==> flow/design.v <==
module dummydecoder(
    input [31:0] instr,       
    output reg [5:0] op,      
    output reg [4:0] rs1,     
    output reg [4:0] rs2,     
    output reg [4:0] rd,      
    input  [31:0] r_rv2,      
    output reg [31:0] rv2,    
    output reg we             
);
    always @* begin
        case({instr[14:12], instr[6:0]})
            10'b0000010011 : begin op = 0; rv2 = {{20{instr[31]}},instr[31:20]}; we = 1;end			 
            10'b0100010011 : begin op = 1; rv2 = {{20{instr[31]}},instr[31:20]}; we = 1;end			 
            10'b0110010011 : begin op = 2; rv2 = {{20{instr[31]}},instr[31:20]}; we = 1;end			 
            10'b1000010011 : begin op = 3; rv2 = {{20{instr[31]}},instr[31:20]}; we = 1;end			 
            10'b1100010011 : begin op = 4; rv2 = {{20{instr[31]}},instr[31:20]}; we = 1;end			 
            10'b1110010011 : begin op = 5; rv2 = {{20{instr[31]}},instr[31:20]}; we = 1;end			 
            10'b0010010011 : begin op = 6; rv2 = {{20{instr[31]}},instr[31:20]}; we = 1;end			 
            10'b1010010011 : begin op = instr[30] ? 8 : 7;  rv2 = instr[24:20]; we = 1;end	 
            10'b0000110011 : begin op = instr[30] ? 10 : 9; rv2 = r_rv2; we = 1;end	 
		    10'b0010110011 : begin op = 11; rv2 = r_rv2; we = 1;end			    
		    10'b0100110011 : begin op = 12; rv2 = r_rv2; we = 1;end			    
		    10'b0110110011 : begin op = 13; rv2 = r_rv2; we = 1;end			    
		    10'b1000110011 : begin op = 14; rv2 = r_rv2; we = 1;end			    
            10'b1010110011 : begin op = instr[30] ? 16 : 15; rv2 = r_rv2; we = 1;end	 
		    10'b1100110011 : begin op = 17; rv2 = r_rv2; we = 1;end			    
		    10'b1110110011 : begin op = 18; rv2 = r_rv2; we = 1;end			    
            10'b0000000011 : begin op = 19; rv2 = r_rv2; we = 1;end             
            10'b0010000011 : begin op = 20; rv2 = r_rv2; we = 1;end             
            10'b0100000011 : begin op = 21; rv2 = r_rv2; we = 1;end             
            10'b1000000011 : begin op = 22; rv2 = r_rv2; we = 1;end             
            10'b1010000011 : begin op = 23; rv2 = r_rv2; we = 1;end             
            10'b0000100011 : begin op = 24; rv2 = r_rv2; we = 0;end             
            10'b0010100011 : begin op = 25; rv2 = r_rv2; we = 0;end             
            10'b0100100011 : begin op = 26; rv2 = r_rv2; we = 0;end             
            10'b0001100011 : begin op = 31; rv2 = r_rv2; we = 0;end             
            10'b0011100011 : begin op = 32; rv2 = r_rv2; we = 0;end             
            10'b1001100011 : begin op = 33; rv2 = r_rv2; we = 0;end             
            10'b1011100011 : begin op = 34; rv2 = r_rv2; we = 0;end             
            10'b1101100011 : begin op = 35; rv2 = r_rv2; we = 0;end             
            10'b1111100011 : begin op = 36; rv2 = r_rv2; we = 0;end             
            10'b0001100111 : begin op = 30; rv2 = r_rv2; we = 1;end             
            default:begin
                 case (instr[6:0])
            7'b1101111 : begin op = 29; rv2 = r_rv2; we = 1;end             
            7'b0110111 : begin op = 27; rv2 = r_rv2; we = 1;end             
            7'b0010111 : begin op = 28; rv2 = r_rv2; we = 1;end             
                     default:begin op = 0; we = 0;rv2=r_rv2; end
        endcase
            end
	endcase
     rs1 = instr [19:15];
     rs2 = instr [24:20];
     rd  = instr [11:7];
    end
endmodule
module alu32(
    input [5:0] op,       
    input [31:0] rv1,     
    input [31:0] rv2,     
    output reg [31:0] rvout,   
    input [31:0] drdata,
    output reg [31:0] dwdata,
    output reg [3:0] dwe,
    input [31:0] daddr,
    input [31:0] iaddr,
    input [31:0] instr
);
    always @* begin
        case(op)
            0 : begin rvout = rv1 + rv2; dwe = 0; dwdata = 0; end   
            1 : begin rvout = $signed(rv1) < $signed(rv2); dwe = 0; dwdata = 0;end  
            2 : begin rvout = rv1 < rv2; dwe = 0; dwdata = 0;end  
            3 : begin rvout = rv1 ^ rv2; dwe = 0; dwdata = 0;end  
            4 : begin rvout = rv1 | rv2; dwe = 0; dwdata = 0;end  
            5 : begin rvout = rv1 & rv2; dwe = 0; dwdata = 0;end  
            6 : begin rvout = rv1 << rv2[4:0]; dwe = 0; dwdata = 0;end  
            7 : begin rvout = rv1 >> rv2[4:0]; dwe = 0; dwdata = 0;end  
            8 : begin rvout = $signed(rv1) >>> rv2[4:0]; dwe = 0; dwdata = 0;end  
            9 : begin rvout = rv1 + rv2; dwe = 0; dwdata = 0;end  
            10: begin rvout = rv1 - rv2; dwe = 0; dwdata = 0;end  
            11: begin rvout = rv1 << rv2[4:0]; dwe = 0; dwdata = 0;end  
            12: begin rvout = $signed(rv1) < $signed(rv2); dwe = 0; dwdata = 0;end  
            13: begin rvout = rv1 < rv2; dwe = 0; dwdata = 0;end  
            14: begin rvout = rv1 ^ rv2; dwe = 0; dwdata = 0;end  
            15: begin rvout = rv1 >> rv2[4:0]; dwe = 0; dwdata = 0;end  
            16: begin rvout = $signed(rv1) >>> rv2[4:0]; dwe = 0; dwdata = 0;end  
            17: begin rvout = rv1 | rv2; dwe = 0; dwdata = 0;end  
            18: begin rvout = rv1 & rv2; dwe = 0; dwdata = 0;end  
            19 : begin dwe = 0;dwdata = 0;            
            case (daddr[1:0])
                2'b00: rvout = {{24{drdata[7]}}, drdata[7:0]};    
                2'b01: rvout = {{24{drdata[15]}}, drdata[15:8]};  
                2'b10: rvout = {{24{drdata[23]}}, drdata[23:16]};
                2'b11: rvout = {{24{drdata[31]}}, drdata[31:24]};
                default : rvout = {{24{drdata[7]}}, drdata[7:0]};
            endcase
                end                                                      
            20 : begin  dwe = 0; dwdata = 0;
                case (daddr[1:0])
                    2'b00: rvout = {{16{drdata[15]}}, drdata[15:0]};
                    2'b10: rvout = {{16{drdata[31]}}, drdata[31:16]};
                    default : rvout = {{16{drdata[15]}}, drdata[15:0]};
                endcase
                end                                                      
            21 : begin rvout = drdata; dwe = 0; dwdata = 0; end                          
            22 : begin dwe = 0;dwdata = 0; 
                case (daddr[1:0])
                    2'b00: rvout = {{24{1'b0}}, drdata[7:0]};
                    2'b01: rvout = {{24{1'b0}}, drdata[15:8]};
                    2'b10: rvout = {{24{1'b0}}, drdata[23:16]};
                    2'b11: rvout = {{24{1'b0}}, drdata[31:24]};
                    default : rvout = {{24{1'b0}}, drdata[7:0]};
                endcase
                end                                                      
            23 : begin dwe = 0; dwdata = 0; 
                case (daddr[1:0])
                    2'b00: rvout = {{16{1'b0}}, drdata[15:0]};
                    2'b10: rvout = {{16{1'b0}}, drdata[31:16]};
                    default : rvout = {{16{1'b0}}, drdata[15:0]};
                endcase
                end                                                     
            24 : begin dwdata = {4{rv2[7:0]}}; rvout = 0;
                case(daddr[1:0])
                    2'b00: dwe = 4'b0001;         
                    2'b01: dwe = 4'b0010;         
                    2'b10: dwe = 4'b0100;         
                    2'b11: dwe = 4'b1000;         
                    default : dwe = 4'b0001; 
                endcase 
            end                                                             
            25 : begin dwdata = {2{rv2[15:0]}}; rvout = 0;
                case(daddr[1:0])
                    2'b00: dwe = 4'b0011;        
                    2'b10: dwe = 4'b1100;
                    default : dwe = 4'b0011;
                endcase
            end                                                              
            26 : begin dwdata = rv2; dwe = 4'b1111; rvout = 0; end                      
            27: begin rvout = {instr[31:12],{12{1'b0}}}; dwe = 0; dwdata = 0;end  
            28: begin rvout = iaddr + {instr[31:12],{12{1'b0}}}; dwe = 0; dwdata = 0;end  
            29: begin rvout = iaddr +4; dwe = 0; dwdata = 0;end  
            30: begin rvout = iaddr +4; dwe = 0; dwdata = 0;end  
            31: begin dwe = 0; dwdata = 0; rvout = 0; end       
            32: begin dwe = 0; rvout = 0; dwdata = 0; end  
            33: begin dwe = 0; rvout = 0; dwdata = 0; end  
            34: begin dwe = 0; rvout = 0; dwdata = 0; end  
            35: begin dwe = 0; rvout = 0; dwdata = 0; end  
            36: begin dwe = 0; rvout = 0; dwdata = 0; end  
            default : begin rvout =0; dwe = 0; dwdata = 0; end 
        endcase
    end
endmodule
module regfile(
    input [4:0] rs1,      
    input [4:0] rs2,      
    input [4:0] rd,       
    input we,             
    input [31:0] wdata,   
    output reg [31:0] rv1,    
    output reg [31:0] rv2,    
    input clk,             
    input [5:0] op,
    input [31:0] instr,
    output reg [31:0] daddr,
    input [31:0] iaddr
);
    reg [31:0] memory [0:31];
    always @* begin
        rv1 = (rs1 == 0) ? 32'd0 : memory[rs1];
        rv2 = (rs2 == 0) ? 32'd0 : memory[rs2];
        case(op)
            19,20,21,22,
            23: daddr = rv1 + {{20{instr[31]}},instr[31:20]};
            24,25,
            26: daddr = rv1 + {{ 20{instr[31]}},instr[31:25],instr[11:7]};
            default : daddr = 0;   
        endcase 
    end
    always @(posedge clk) begin   
        if(we == 1 & rd!= 0) begin
            memory[rd] <= wdata;
         end
    end
endmodule
module cpu (
    input clk, 
    input reset,
    output reg [31:0] iaddr,
    input [31:0] idata,
    output reg [31:0] daddr,
    input [31:0] drdata,
    output reg [31:0] dwdata,
    output reg [3:0] dwe
);
    wire [31:0] daddr1, dwdata1;  
    wire [3:0] dwe1;
    wire [5:0] op;
    wire [31:0] rv1, rv2, rvout, r_rv2, wdata;
    wire [4:0] rs1, rs2, rd;
    wire we;
    alu32 u1(
        .op(op),
        .rv1(rv1),            
        .rv2(rv2),
        .rvout(rvout),
        .drdata(drdata),      
        .dwdata(dwdata1),     
        .dwe(dwe1),
        .daddr(daddr1),
        .iaddr(iaddr),
        .instr(idata)
    );
    regfile u2(
        .rs1(rs1),
        .rs2(rs2),
        .rd(rd),
        .we(we),
        .wdata(rvout),
        .rv1(rv1),
        .rv2(r_rv2),
        .clk(clk),
        .op(op),
        .instr(idata),
        .daddr(daddr1)
    );
    dummydecoder u3(
        .instr(idata),
        .op(op),
        .rs1(rs1),
        .rs2(rs2),
        .rd(rd),
        .r_rv2(r_rv2),
        .rv2(rv2),
        .we(we)
    );
    always @* begin
        if (reset) begin
           daddr = 0;
           dwdata = 0;
           dwe = 0;
        end
        else begin
           daddr = daddr1;
           dwdata = dwdata1;
           dwe = dwe1;
        end
    end
    wire [31:0] imm_j = {{12{idata[31]}},idata[19:12],idata[20],idata[30:21],1'b0};
    wire [31:0] imm_b = {{20{idata[31]}},idata[7],idata[30:25],idata[11:8],1'b0};
    wire [31:0] jalr_t = rv1 + {{20{idata[31]}},idata[31:20]};
    reg  [31:0] pc_next;
    always @* begin  
        case(op)
            29 : pc_next = iaddr + imm_j;  
            30 : pc_next = {jalr_t[31:1], 1'b0};  
            31 : pc_next = (rv1 == rv2) ? iaddr + imm_b : iaddr + 4;  
            32 : pc_next = (rv1 != rv2) ? iaddr + imm_b : iaddr + 4;  
            33 : pc_next = ($signed(rv1) < $signed(rv2)) ? iaddr + imm_b : iaddr + 4;  
            34 : pc_next = ($signed(rv1) >= $signed(rv2)) ? iaddr + imm_b : iaddr + 4;  
            35 : pc_next = (rv1 < rv2) ? iaddr + imm_b : iaddr + 4;  
            36 : pc_next = (rv1 >= rv2) ? iaddr + imm_b : iaddr + 4;  
            default : pc_next = iaddr + 4;
        endcase
    end       
    always @(posedge clk) begin  
        if (reset) begin
            iaddr <= 0;
        end else begin
            iaddr <= pc_next;
        end
    end
endmodule
# From RTL to reports: cpu
# Each step is given for the RTL above and for the edited RTL.
# "before" refers to lines of the RTL above, "after" to lines of the edited file.
# "delta" is "after" less "before", of the values as shown; "change_rel_pct" is that difference over "before", in percent.
# Operators: Yosys type, input widths -> output width; for muxes data width and select width s.
# Cell names lack the library's common part.
# Not given: --
[inputs] design="cpu" clk_port="clk" lib="sky130hd" corner="tt_025C_1v80"

# Diff
# Unified diff, file above to edited file.
# The edit is scripted: it alters the design's behaviour and was not made to optimise anything.
# begin of diff
@@ -188,5 +188,5 @@
     input clk, 
     input reset,
-    output reg [31:0] iaddr,
+    output reg [31:0] iaddr_pad,
     input [31:0] idata,
     output reg [31:0] daddr,
@@ -195,4 +195,6 @@
     output reg [3:0] dwe
 );
+    reg [31:0] iaddr;
+    always @(posedge clk) iaddr_pad <= iaddr;
     wire [31:0] daddr1, dwdata1;  
     wire [3:0] dwe1;
# end of diff

# Word level
# Source: Yosys, flattened and elaborated, memories not mapped. Widths are those after wreduce; folded enables and synchronous resets count as part of the registers. Registers that Yosys merges into a memory's read port (data or address) are not register bits. Print and check cells do not count.
# Memory sizes are those after Yosys's memory passes, which may raise the word count (mostly to a power of two), join words into wider ones and drop unused or constant bits.
[word_totals] element="mem_count" before=1 after=1 delta=0 change_rel_pct=0.00
[word_totals] element="romBits" before=0 after=0 delta=0
[word_totals] element="clocked_rd_ports_x_width" before=0 after=0 delta=0
[word_totals] element="in_bits" before=66 after=66 delta=0 change_rel_pct=0.00
[word_totals] element="latchBits" before=0 after=0 delta=0
[word_totals] element="regBits" before=32 after=64 delta=32 change_rel_pct=100.00
[word_totals] element="word_cells" before=152 after=153 delta=1 change_rel_pct=0.66
[word_totals] element="mem_bits_rw" before=1024 after=1024 delta=0 change_rel_pct=0.00
[word_totals] element="output_inout_bits" before=100 after=100 delta=0 change_rel_pct=0.00
[memory_table] element="memory_list" before="u2.memory 32 x 32 bit 2R1W" after="u2.memory 32 x 32 bit 2R1W"
[op_classes] element="n_div" before=0 after=0 delta=0
[op_classes] element="cmp" before=6 after=6 delta=0 change_rel_pct=0.00
[op_classes] element="n_logic" before=4 after=4 delta=0 change_rel_pct=0.00
[op_classes] element="n_shift" before=3 after=3 delta=0 change_rel_pct=0.00
[op_classes] element="n_mul" before=0 after=0 delta=0
[op_classes] element="eq_ne" before=75 after=75 delta=0 change_rel_pct=0.00
[op_classes] element="muxes" before=33 after=33 delta=0 change_rel_pct=0.00
[op_classes] element="reduce_logical" before=21 after=21 delta=0 change_rel_pct=0.00
[op_classes] element="add_sub_neg" before=8 after=8 delta=0 change_rel_pct=0.00
[op_table] cell="$eq 6x5->1 const B" before=16 after=16 delta=0 change_rel_pct=0.00
[op_table] cell="$eq 10x10->1 const B" before=14 after=14 delta=0 change_rel_pct=0.00
[op_table] cell="$mux 32" before=12 after=12 delta=0 change_rel_pct=0.00
[op_table] cell="$reduce_or 2->1" before=10 after=10 delta=0 change_rel_pct=0.00
[op_table] cell="$eq 6x4->1 const B" before=8 after=8 delta=0 change_rel_pct=0.00
[op_table] cell="$add 32x32->32" before=6 after=6 delta=0 change_rel_pct=0.00
[op_table] cell="$eq 10x9->1 const B" before=6 after=6 delta=0 change_rel_pct=0.00
[op_table] cell="$eq 10x8->1 const B" before=5 after=5 delta=0 change_rel_pct=0.00
[op_table] cell="$eq 6x6->1 const B" before=5 after=5 delta=0 change_rel_pct=0.00
[op_table] cell="$eq 6x3->1 const B" before=4 after=4 delta=0 change_rel_pct=0.00
[op_table] cell="$lt 32x32->1" before=4 after=4 delta=0 change_rel_pct=0.00
[op_table] cell="$mux 4" before=3 after=3 delta=0 change_rel_pct=0.00
[op_table] cell="$eq 10x6->1 const B" before=2 after=2 delta=0 change_rel_pct=0.00
[op_table] cell="$eq 10x7->1 const B" before=2 after=2 delta=0 change_rel_pct=0.00
[op_table] cell="$eq 2x2->1 const B" before=2 after=2 delta=0 change_rel_pct=0.00
[op_table] cell="$eq 6x2->1 const B" before=2 after=2 delta=0 change_rel_pct=0.00
[op_table] cell="$ge 32x32->1" before=2 after=2 delta=0 change_rel_pct=0.00
[op_table] cell="$logic_not 5->1" before=2 after=2 delta=0 change_rel_pct=0.00
[op_table] cell="$mux 1" before=2 after=2 delta=0 change_rel_pct=0.00
[op_table] cell="$mux 5" before=2 after=2 delta=0 change_rel_pct=0.00
[op_table] cell="$pmux 32 s2" before=2 after=2 delta=0 change_rel_pct=0.00
[op_table] cell="$pmux 32 s4" before=2 after=2 delta=0 change_rel_pct=0.00
[op_table] cell="$reduce_or 3->1" before=2 after=2 delta=0 change_rel_pct=0.00
[op_table] cell="$add 32x3->32 const B" before=1 after=1 delta=0 change_rel_pct=0.00
[op_table] cell="$and 1x1->1" before=1 after=1 delta=0 change_rel_pct=0.00
[op_table] cell="$and 32x32->32" before=1 after=1 delta=0 change_rel_pct=0.00
[op_table] cell="$eq 10x2->1 const B" before=1 after=1 delta=0 change_rel_pct=0.00
[op_table] cell="$eq 10x5->1 const B" before=1 after=1 delta=0 change_rel_pct=0.00
# Not every row of either side is listed.

# Longest topological paths
# Yosys ltp: most cells in a row. Word level: on the elaborated netlist, between registers, memories and ports. Mapped: between sequential cells and ports; inverters and the memories' decode and read muxes count.
[depth] element="word_depth" before=10 after=10 delta=0 change_rel_pct=0.00
[depth] element="ABC_AREA" before="0" after="0"
[depth] element="ltp_mapped" before=28 after=28 delta=0 change_rel_pct=0.00
[depth] element="ltp_nobuf" before=20 after=20 delta=0 change_rel_pct=0.00

# Synthesis result
# Yosys stat after the flow's synthesis: flattened, memories mapped to cells. It holds for the ABC_AREA given above (unset counts as 0); a run with the other value may have another netlist.
[by_type] cell_type="dfxtp_1" before=31 after=62 delta=31 change_rel_pct=100.00
[by_type] cell_type="edfxtp_1" before=1024 after=1024 delta=0 change_rel_pct=0.00
[by_type] cell_type="mux4_2" before=511 after=511 delta=0 change_rel_pct=0.00
[by_type] cell_type="a21oi_1" before=386 after=386 delta=0 change_rel_pct=0.00
[by_type] cell_type="nor2_1" before=356 after=356 delta=0 change_rel_pct=0.00
[by_type] cell_type="nand2_1" before=308 after=308 delta=0 change_rel_pct=0.00
[by_type] cell_type="mux2i_1" before=257 after=257 delta=0 change_rel_pct=0.00
[by_type] cell_type="clkbuf_1" before=232 after=232 delta=0 change_rel_pct=0.00
[by_type] cell_type="o21ai_0" before=230 after=230 delta=0 change_rel_pct=0.00
[by_type] cell_type="ha_1" before=188 after=188 delta=0 change_rel_pct=0.00
[by_type] cell_type="inv_1" before=134 after=134 delta=0 change_rel_pct=0.00
[by_type] cell_type="buf_2" before=112 after=112 delta=0 change_rel_pct=0.00
[by_type] cell_type="nand3_1" before=101 after=101 delta=0 change_rel_pct=0.00
[by_type] cell_type="a21o_1" before=87 after=87 delta=0 change_rel_pct=0.00
[by_type] cell_type="xnor2_1" before=85 after=85 delta=0 change_rel_pct=0.00
[by_type] cell_type="a211oi_1" before=83 after=83 delta=0 change_rel_pct=0.00
[by_type] cell_type="o22ai_1" before=82 after=82 delta=0 change_rel_pct=0.00
[by_type] cell_type="a221oi_1" before=78 after=78 delta=0 change_rel_pct=0.00
# Not every row of either side is listed.
[synth_totals] element="mapped_area_um2" before=67180.7 after=67801.3 delta=620.6 change_rel_pct=0.92
[synth_totals] element="seqArea_um2" before=31370.1 after=31990.7 delta=620.6 change_rel_pct=1.98
[synth_totals] element="buf_cells" before=403 after=403 delta=0 change_rel_pct=0.00
[synth_totals] element="flip_flops" before=1055 after=1086 delta=31 change_rel_pct=2.94
[synth_totals] element="mapped_cells" before=5329 after=5360 delta=31 change_rel_pct=0.58
# By module: a second synthesis without flattening, with its own total; a netlist apart from the flattened one above.
[hier_totals] element="cells_unflattened" before=5287 after=5283 delta=-4 change_rel_pct=-0.08
[hier_totals] element="hier_area_um2" before=69251.4 after=69829.5 delta=578.1 change_rel_pct=0.83
# Each row is one instance without its submodules.
[modules_before] module="regfile" mod_seq_area_um2=30749.5 n_cells=2268 mod_area_um2=48746.8 instances=1
[modules_before] module="alu32" mod_seq_area_um2=0.0 n_cells=1761 mod_area_um2=11638.7 instances=1
[modules_before] module="cpu" mod_seq_area_um2=620.6 n_cells=1090 mod_area_um2=7688.6 instances=1
[modules_before] module="dummydecoder" mod_seq_area_um2=0.0 n_cells=168 mod_area_um2=1177.4 instances=1
[modules_after] module="regfile" mod_seq_area_um2=30749.5 n_cells=2268 mod_area_um2=48746.8 instances=1
[modules_after] module="alu32" mod_seq_area_um2=0.0 n_cells=1761 mod_area_um2=11638.7 instances=1
[modules_after] module="cpu" mod_seq_area_um2=1241.2 n_cells=1086 mod_area_um2=8266.7 instances=1
[modules_after] module="dummydecoder" mod_seq_area_um2=0.0 n_cells=168 mod_area_um2=1177.4 instances=1

# Worst setup path after synthesis
# OpenSTA on the mapped netlist: ideal clock, no wires. The path of least setup slack (recovery checks aside). Input and output delay are each 20% of the period. Register names are those of the netlist, which keeps one name where synthesis merged equal registers.
[synth_path] element="path_type" before="input-to-output" after="input-to-output"
[synth_path] element="startpoint" before="input idata[17]" after="input idata[17]"
[synth_path] element="endpoint" before="output daddr[28]" after="output daddr[28]"
[synth_path] element="path_buffers" before=7 after=7 delta=0 change_rel_pct=0.00
[synth_path] element="tclk_ps" before=11000 after=11000 delta=0 change_rel_pct=0.00
[synth_path] element="slack_ps" before=1970 after=1970 delta=0
[synth_path] element="input_delay_ps" before=2200 after=2200 delta=0 change_rel_pct=0.00
[synth_path] element="out_delay_ps" before=2200 after=2200 delta=0 change_rel_pct=0.00
[synth_path] element="driving_pins" before=23 after=23 delta=0 change_rel_pct=0.00
[synth_path] element="arrival_time_ps" before=6830 after=6830 delta=0 change_rel_pct=0.00
[synth_path] element="delay_ps" before=4630 after=4630 delta=0 change_rel_pct=0.00
[synth_path] element="required_ps" before=8800 after=8800 delta=0 change_rel_pct=0.00
[synth_path] element="launch_ps" before=2200 after=2200 delta=0 change_rel_pct=0.00
[synth_path] element="synth_period_reached_ps" before=9030 after=9030 delta=0 change_rel_pct=0.00
# "delay_ps" is the arrival time less input delay plus setup time.
# At an output port there is no setup time.
# "driving_pins" counts driving pins, that of a launching flip-flop among them; a cell with two outputs on the path counts twice.
# "synth_period_reached_ps" = period - worst setup slack (recovery checks aside). The figure is calculated, with input and output delays left at 20% of the set period.
# Between the ends stands the longest chain of elaborated cells between them, by number of cells; it is not shown to be the way that was timed. Of several equally long chains one is given.
# Each line given opens the expression or statement behind the cell; cells for indexed reads and writes are added by Yosys, which also makes memories of some case tables.
# A memory read counts as a cell of the chain, while the word-level depth stops at memories.
[synth_via_before] path_cell_list="buf_4 -> buf_2 -> buf_2 -> buf_2 -> buf_2 -> buf_2 -> a211oi_1 -> nor4_1 -> ha_1 -> inv_1 -> fa_1 -> nor2b_1 -> o21ai_0 -> a21boi_0 -> o21ai_0 -> nand2b_1 -> buf_1 -> a21o_1 -> a21oi_1 -> o21ai_0 -> a31oi_1 -> o22ai_1 -> mux2_2" elab_chain_cells=5 cells_between=7 classes_between="add/sub: 2; mux: 3; reduce/logical: 1; memory: 1"
[synth_lines_before] element="start, declared" line_no=191 source="input [31:0] idata,"
[synth_lines_before] element="$mem_v2 32x32" line_no=169 source="reg [31:0] memory [0:31];"
[synth_lines_before] element="$mux 32" line_no=171 source="rv1 = (rs1 == 0) ? 32'd0 : memory[rs1];"
[synth_lines_before] element="$add 32x32->32" line_no=177 source="26: daddr = rv1 + {{ 20{instr[31]}},instr[31:25],instr[11:7]};"
[synth_lines_before] element="$pmux 32 s2" line_no=173 source="case(op)"
[synth_lines_before] element="$mux 32" line_no=239 source="if (reset) begin"
[synth_lines_before] element="end, declared" line_no=192 source="output reg [31:0] daddr,"
[synth_via_after] path_cell_list="buf_4 -> buf_2 -> buf_2 -> buf_2 -> buf_2 -> buf_2 -> a211oi_1 -> nor4_1 -> ha_1 -> inv_1 -> fa_1 -> nor2b_1 -> o21ai_0 -> a21boi_0 -> o21ai_0 -> nand2b_1 -> buf_1 -> a21o_1 -> a21oi_1 -> o21ai_0 -> a31oi_1 -> o22ai_1 -> mux2_2" elab_chain_cells=5 cells_between=7 classes_between="add/sub: 2; mux: 3; reduce/logical: 1; memory: 1"
[synth_lines_after] element="start, declared" line_no=191 source="input [31:0] idata,"
[synth_lines_after] element="$mem_v2 32x32" line_no=169 source="reg [31:0] memory [0:31];"
[synth_lines_after] element="$mux 32" line_no=171 source="rv1 = (rs1 == 0) ? 32'd0 : memory[rs1];"
[synth_lines_after] element="$add 32x32->32" line_no=177 source="26: daddr = rv1 + {{ 20{instr[31]}},instr[31:25],instr[11:7]};"
[synth_lines_after] element="$pmux 32 s2" line_no=173 source="case(op)"
[synth_lines_after] element="$mux 32" line_no=241 source="if (reset) begin"
[synth_lines_after] element="end, declared" line_no=192 source="output reg [31:0] daddr,"

# Timing after layout
# Path of least setup slack in the final report of the runs of pair 1 (OpenROAD, finished layout, wires in). Where an end is a register, its clock arrival counts in the times.
# The path's times are printed in steps of 10 ps; the period is the one set.
[layout_path] element="path_type" before="input-to-output" after="input-to-output"
[layout_path] element="startpoint" before="input idata[15]" after="input idata[15]"
[layout_path] element="endpoint" before="output daddr[31]" after="output daddr[21]"
[layout_path] element="path_buffers" before=3 after=4 delta=1 change_rel_pct=33.33
[layout_path] element="input_delay_ps" before=2120 after=2120 delta=0 change_rel_pct=0.00
[layout_path] element="driving_pins" before=17 after=16 delta=-1 change_rel_pct=-5.88
[layout_path] element="slack_ps" before=360 after=570 delta=210
[layout_path] element="arrival_time_ps" before=8120 after=7910 delta=-210 change_rel_pct=-2.59
[layout_path] element="tclk_ps" before=10600 after=10600 delta=0 change_rel_pct=0.00
[layout_path] element="out_delay_ps" before=2120 after=2120 delta=0 change_rel_pct=0.00
[layout_path] element="launch_ps" before=2120 after=2120 delta=0 change_rel_pct=0.00
[layout_path] element="required_ps" before=8480 after=8480 delta=0 change_rel_pct=0.00
# Between the ends stands the longest chain of elaborated cells between them, by number of cells; it is not shown to be the way that was timed. Of several equally long chains one is given.
# A memory read counts as a cell of the chain, while the word-level depth stops at memories.
[layout_via_before] path_cell_list="buf_8 -> buf_12 -> mux4_2 -> a221oi_1 -> a21oi_1 -> o2111ai_1 -> inv_1 -> ha_1 -> nand2_1 -> o21bai_1 -> nor2b_1 -> or2_2 -> a211oi_1 -> o21ai_0 -> xor2_1 -> o22ai_1 -> clkdlybuf4s50_1" elab_chain_cells=5 cells_between=7 classes_between="add/sub: 2; mux: 3; reduce/logical: 1; memory: 1"
[layout_lines_before] element="start, declared" line_no=191 source="input [31:0] idata,"
[layout_lines_before] element="$mem_v2 32x32" line_no=169 source="reg [31:0] memory [0:31];"
[layout_lines_before] element="$mux 32" line_no=171 source="rv1 = (rs1 == 0) ? 32'd0 : memory[rs1];"
[layout_lines_before] element="$add 32x32->32" line_no=177 source="26: daddr = rv1 + {{ 20{instr[31]}},instr[31:25],instr[11:7]};"
[layout_lines_before] element="$pmux 32 s2" line_no=173 source="case(op)"
[layout_lines_before] element="$mux 32" line_no=239 source="if (reset) begin"
[layout_lines_before] element="end, declared" line_no=192 source="output reg [31:0] daddr,"
[layout_via_after] path_cell_list="buf_8 -> buf_12 -> buf_4 -> mux4_2 -> mux2_2 -> a2111oi_0 -> nor3_2 -> ha_1 -> nand4_1 -> nor3_1 -> a21o_1 -> a31oi_1 -> xnor2_1 -> nand2_1 -> o21ai_0 -> clkdlybuf4s50_1" elab_chain_cells=5 cells_between=7 classes_between="add/sub: 2; mux: 3; reduce/logical: 1; memory: 1"
[layout_lines_after] element="start, declared" line_no=191 source="input [31:0] idata,"
[layout_lines_after] element="$mem_v2 32x32" line_no=169 source="reg [31:0] memory [0:31];"
[layout_lines_after] element="$mux 32" line_no=171 source="rv1 = (rs1 == 0) ? 32'd0 : memory[rs1];"
[layout_lines_after] element="$add 32x32->32" line_no=177 source="26: daddr = rv1 + {{ 20{instr[31]}},instr[31:25],instr[11:7]};"
[layout_lines_after] element="$pmux 32 s2" line_no=173 source="case(op)"
[layout_lines_after] element="$mux 32" line_no=241 source="if (reset) begin"
[layout_lines_after] element="end, declared" line_no=192 source="output reg [31:0] daddr,"

# Measured runs
# Runs of the flow (Yosys, OpenROAD) on both versions; the two runs of a pair have the same settings. The constraints put input and output delay at 20% of the set period each and load the outputs with 0.01 pF.
[settings_pair_1] CORE_UTILIZATION=40 PLACE_DENSITY=0.6 period_ns=10.6 CAP_MARGIN=20 CORE_MARGIN=2 SLEW_MARGIN=20
[results_pair_1] element="holdWs_ps" before=773 after=446 delta=-327
[results_pair_1] element="utilization_frac" before=0.459 after=0.459 delta=0.000
[results_pair_1] element="power_w" before=0.012901 after=0.01304 delta=0.000139 change_rel_pct=1.08
[results_pair_1] element="final_cell_area_um2" before=76719.8 after=77480.6 delta=760.8 change_rel_pct=0.99
[results_pair_1] element="achieved_clock_period_ps" before=10242 after=10025 delta=-217 change_rel_pct=-2.12
[results_pair_1] element="final_setup_ws_ps" before=358 after=575 delta=217
[results_pair_1] element="final_die_area_um2" before=171247.0 after=172811.0 delta=1564.0 change_rel_pct=0.91
[results_pair_1] element="post_synth_area_um2" before=67180.7 after=67801.3 delta=620.6 change_rel_pct=0.92
[results_pair_1] element="setupTns_ps" before=0 after=0 delta=0
[settings_pair_2] CELL_PAD_IN_SITES_GLOBAL_PLACEMENT=0 CORE_UTILIZATION=49 CTS_CLUSTER_DIAMETER=100 PLACE_DENSITY_LB_ADDON=0.1 SLEW_MARGIN=25 period_ns=7.43 CAP_MARGIN=20 CORE_MARGIN=2
[results_pair_2] element="holdWs_ps" before=849 after=446 delta=-403
[results_pair_2] element="utilization_frac" before=0.612 after=0.61 delta=-0.002
[results_pair_2] element="power_w" before=0.019508 after=0.019266 delta=-0.000242 change_rel_pct=-1.24
[results_pair_2] element="final_cell_area_um2" before=83169.8 after=83816.6 delta=646.8 change_rel_pct=0.78
[results_pair_2] element="achieved_clock_period_ps" before=7408 after=7370 delta=-38 change_rel_pct=-0.51
[results_pair_2] element="final_setup_ws_ps" before=22 after=60 delta=38
[results_pair_2] element="final_die_area_um2" before=140082.0 after=141361.0 delta=1279.0 change_rel_pct=0.91
[results_pair_2] element="post_synth_area_um2" before=67180.7 after=67801.3 delta=620.6 change_rel_pct=0.92
[results_pair_2] element="setupTns_ps" before=0 after=0 delta=0
# By "achieved_clock_period_ps" is meant the clock period of the run minus its worst setup slack. This is arithmetic on one report: input and output delays are still those of the set period (20% each).
# "power_w" is the tool's figure for a default switching activity; nothing was simulated.
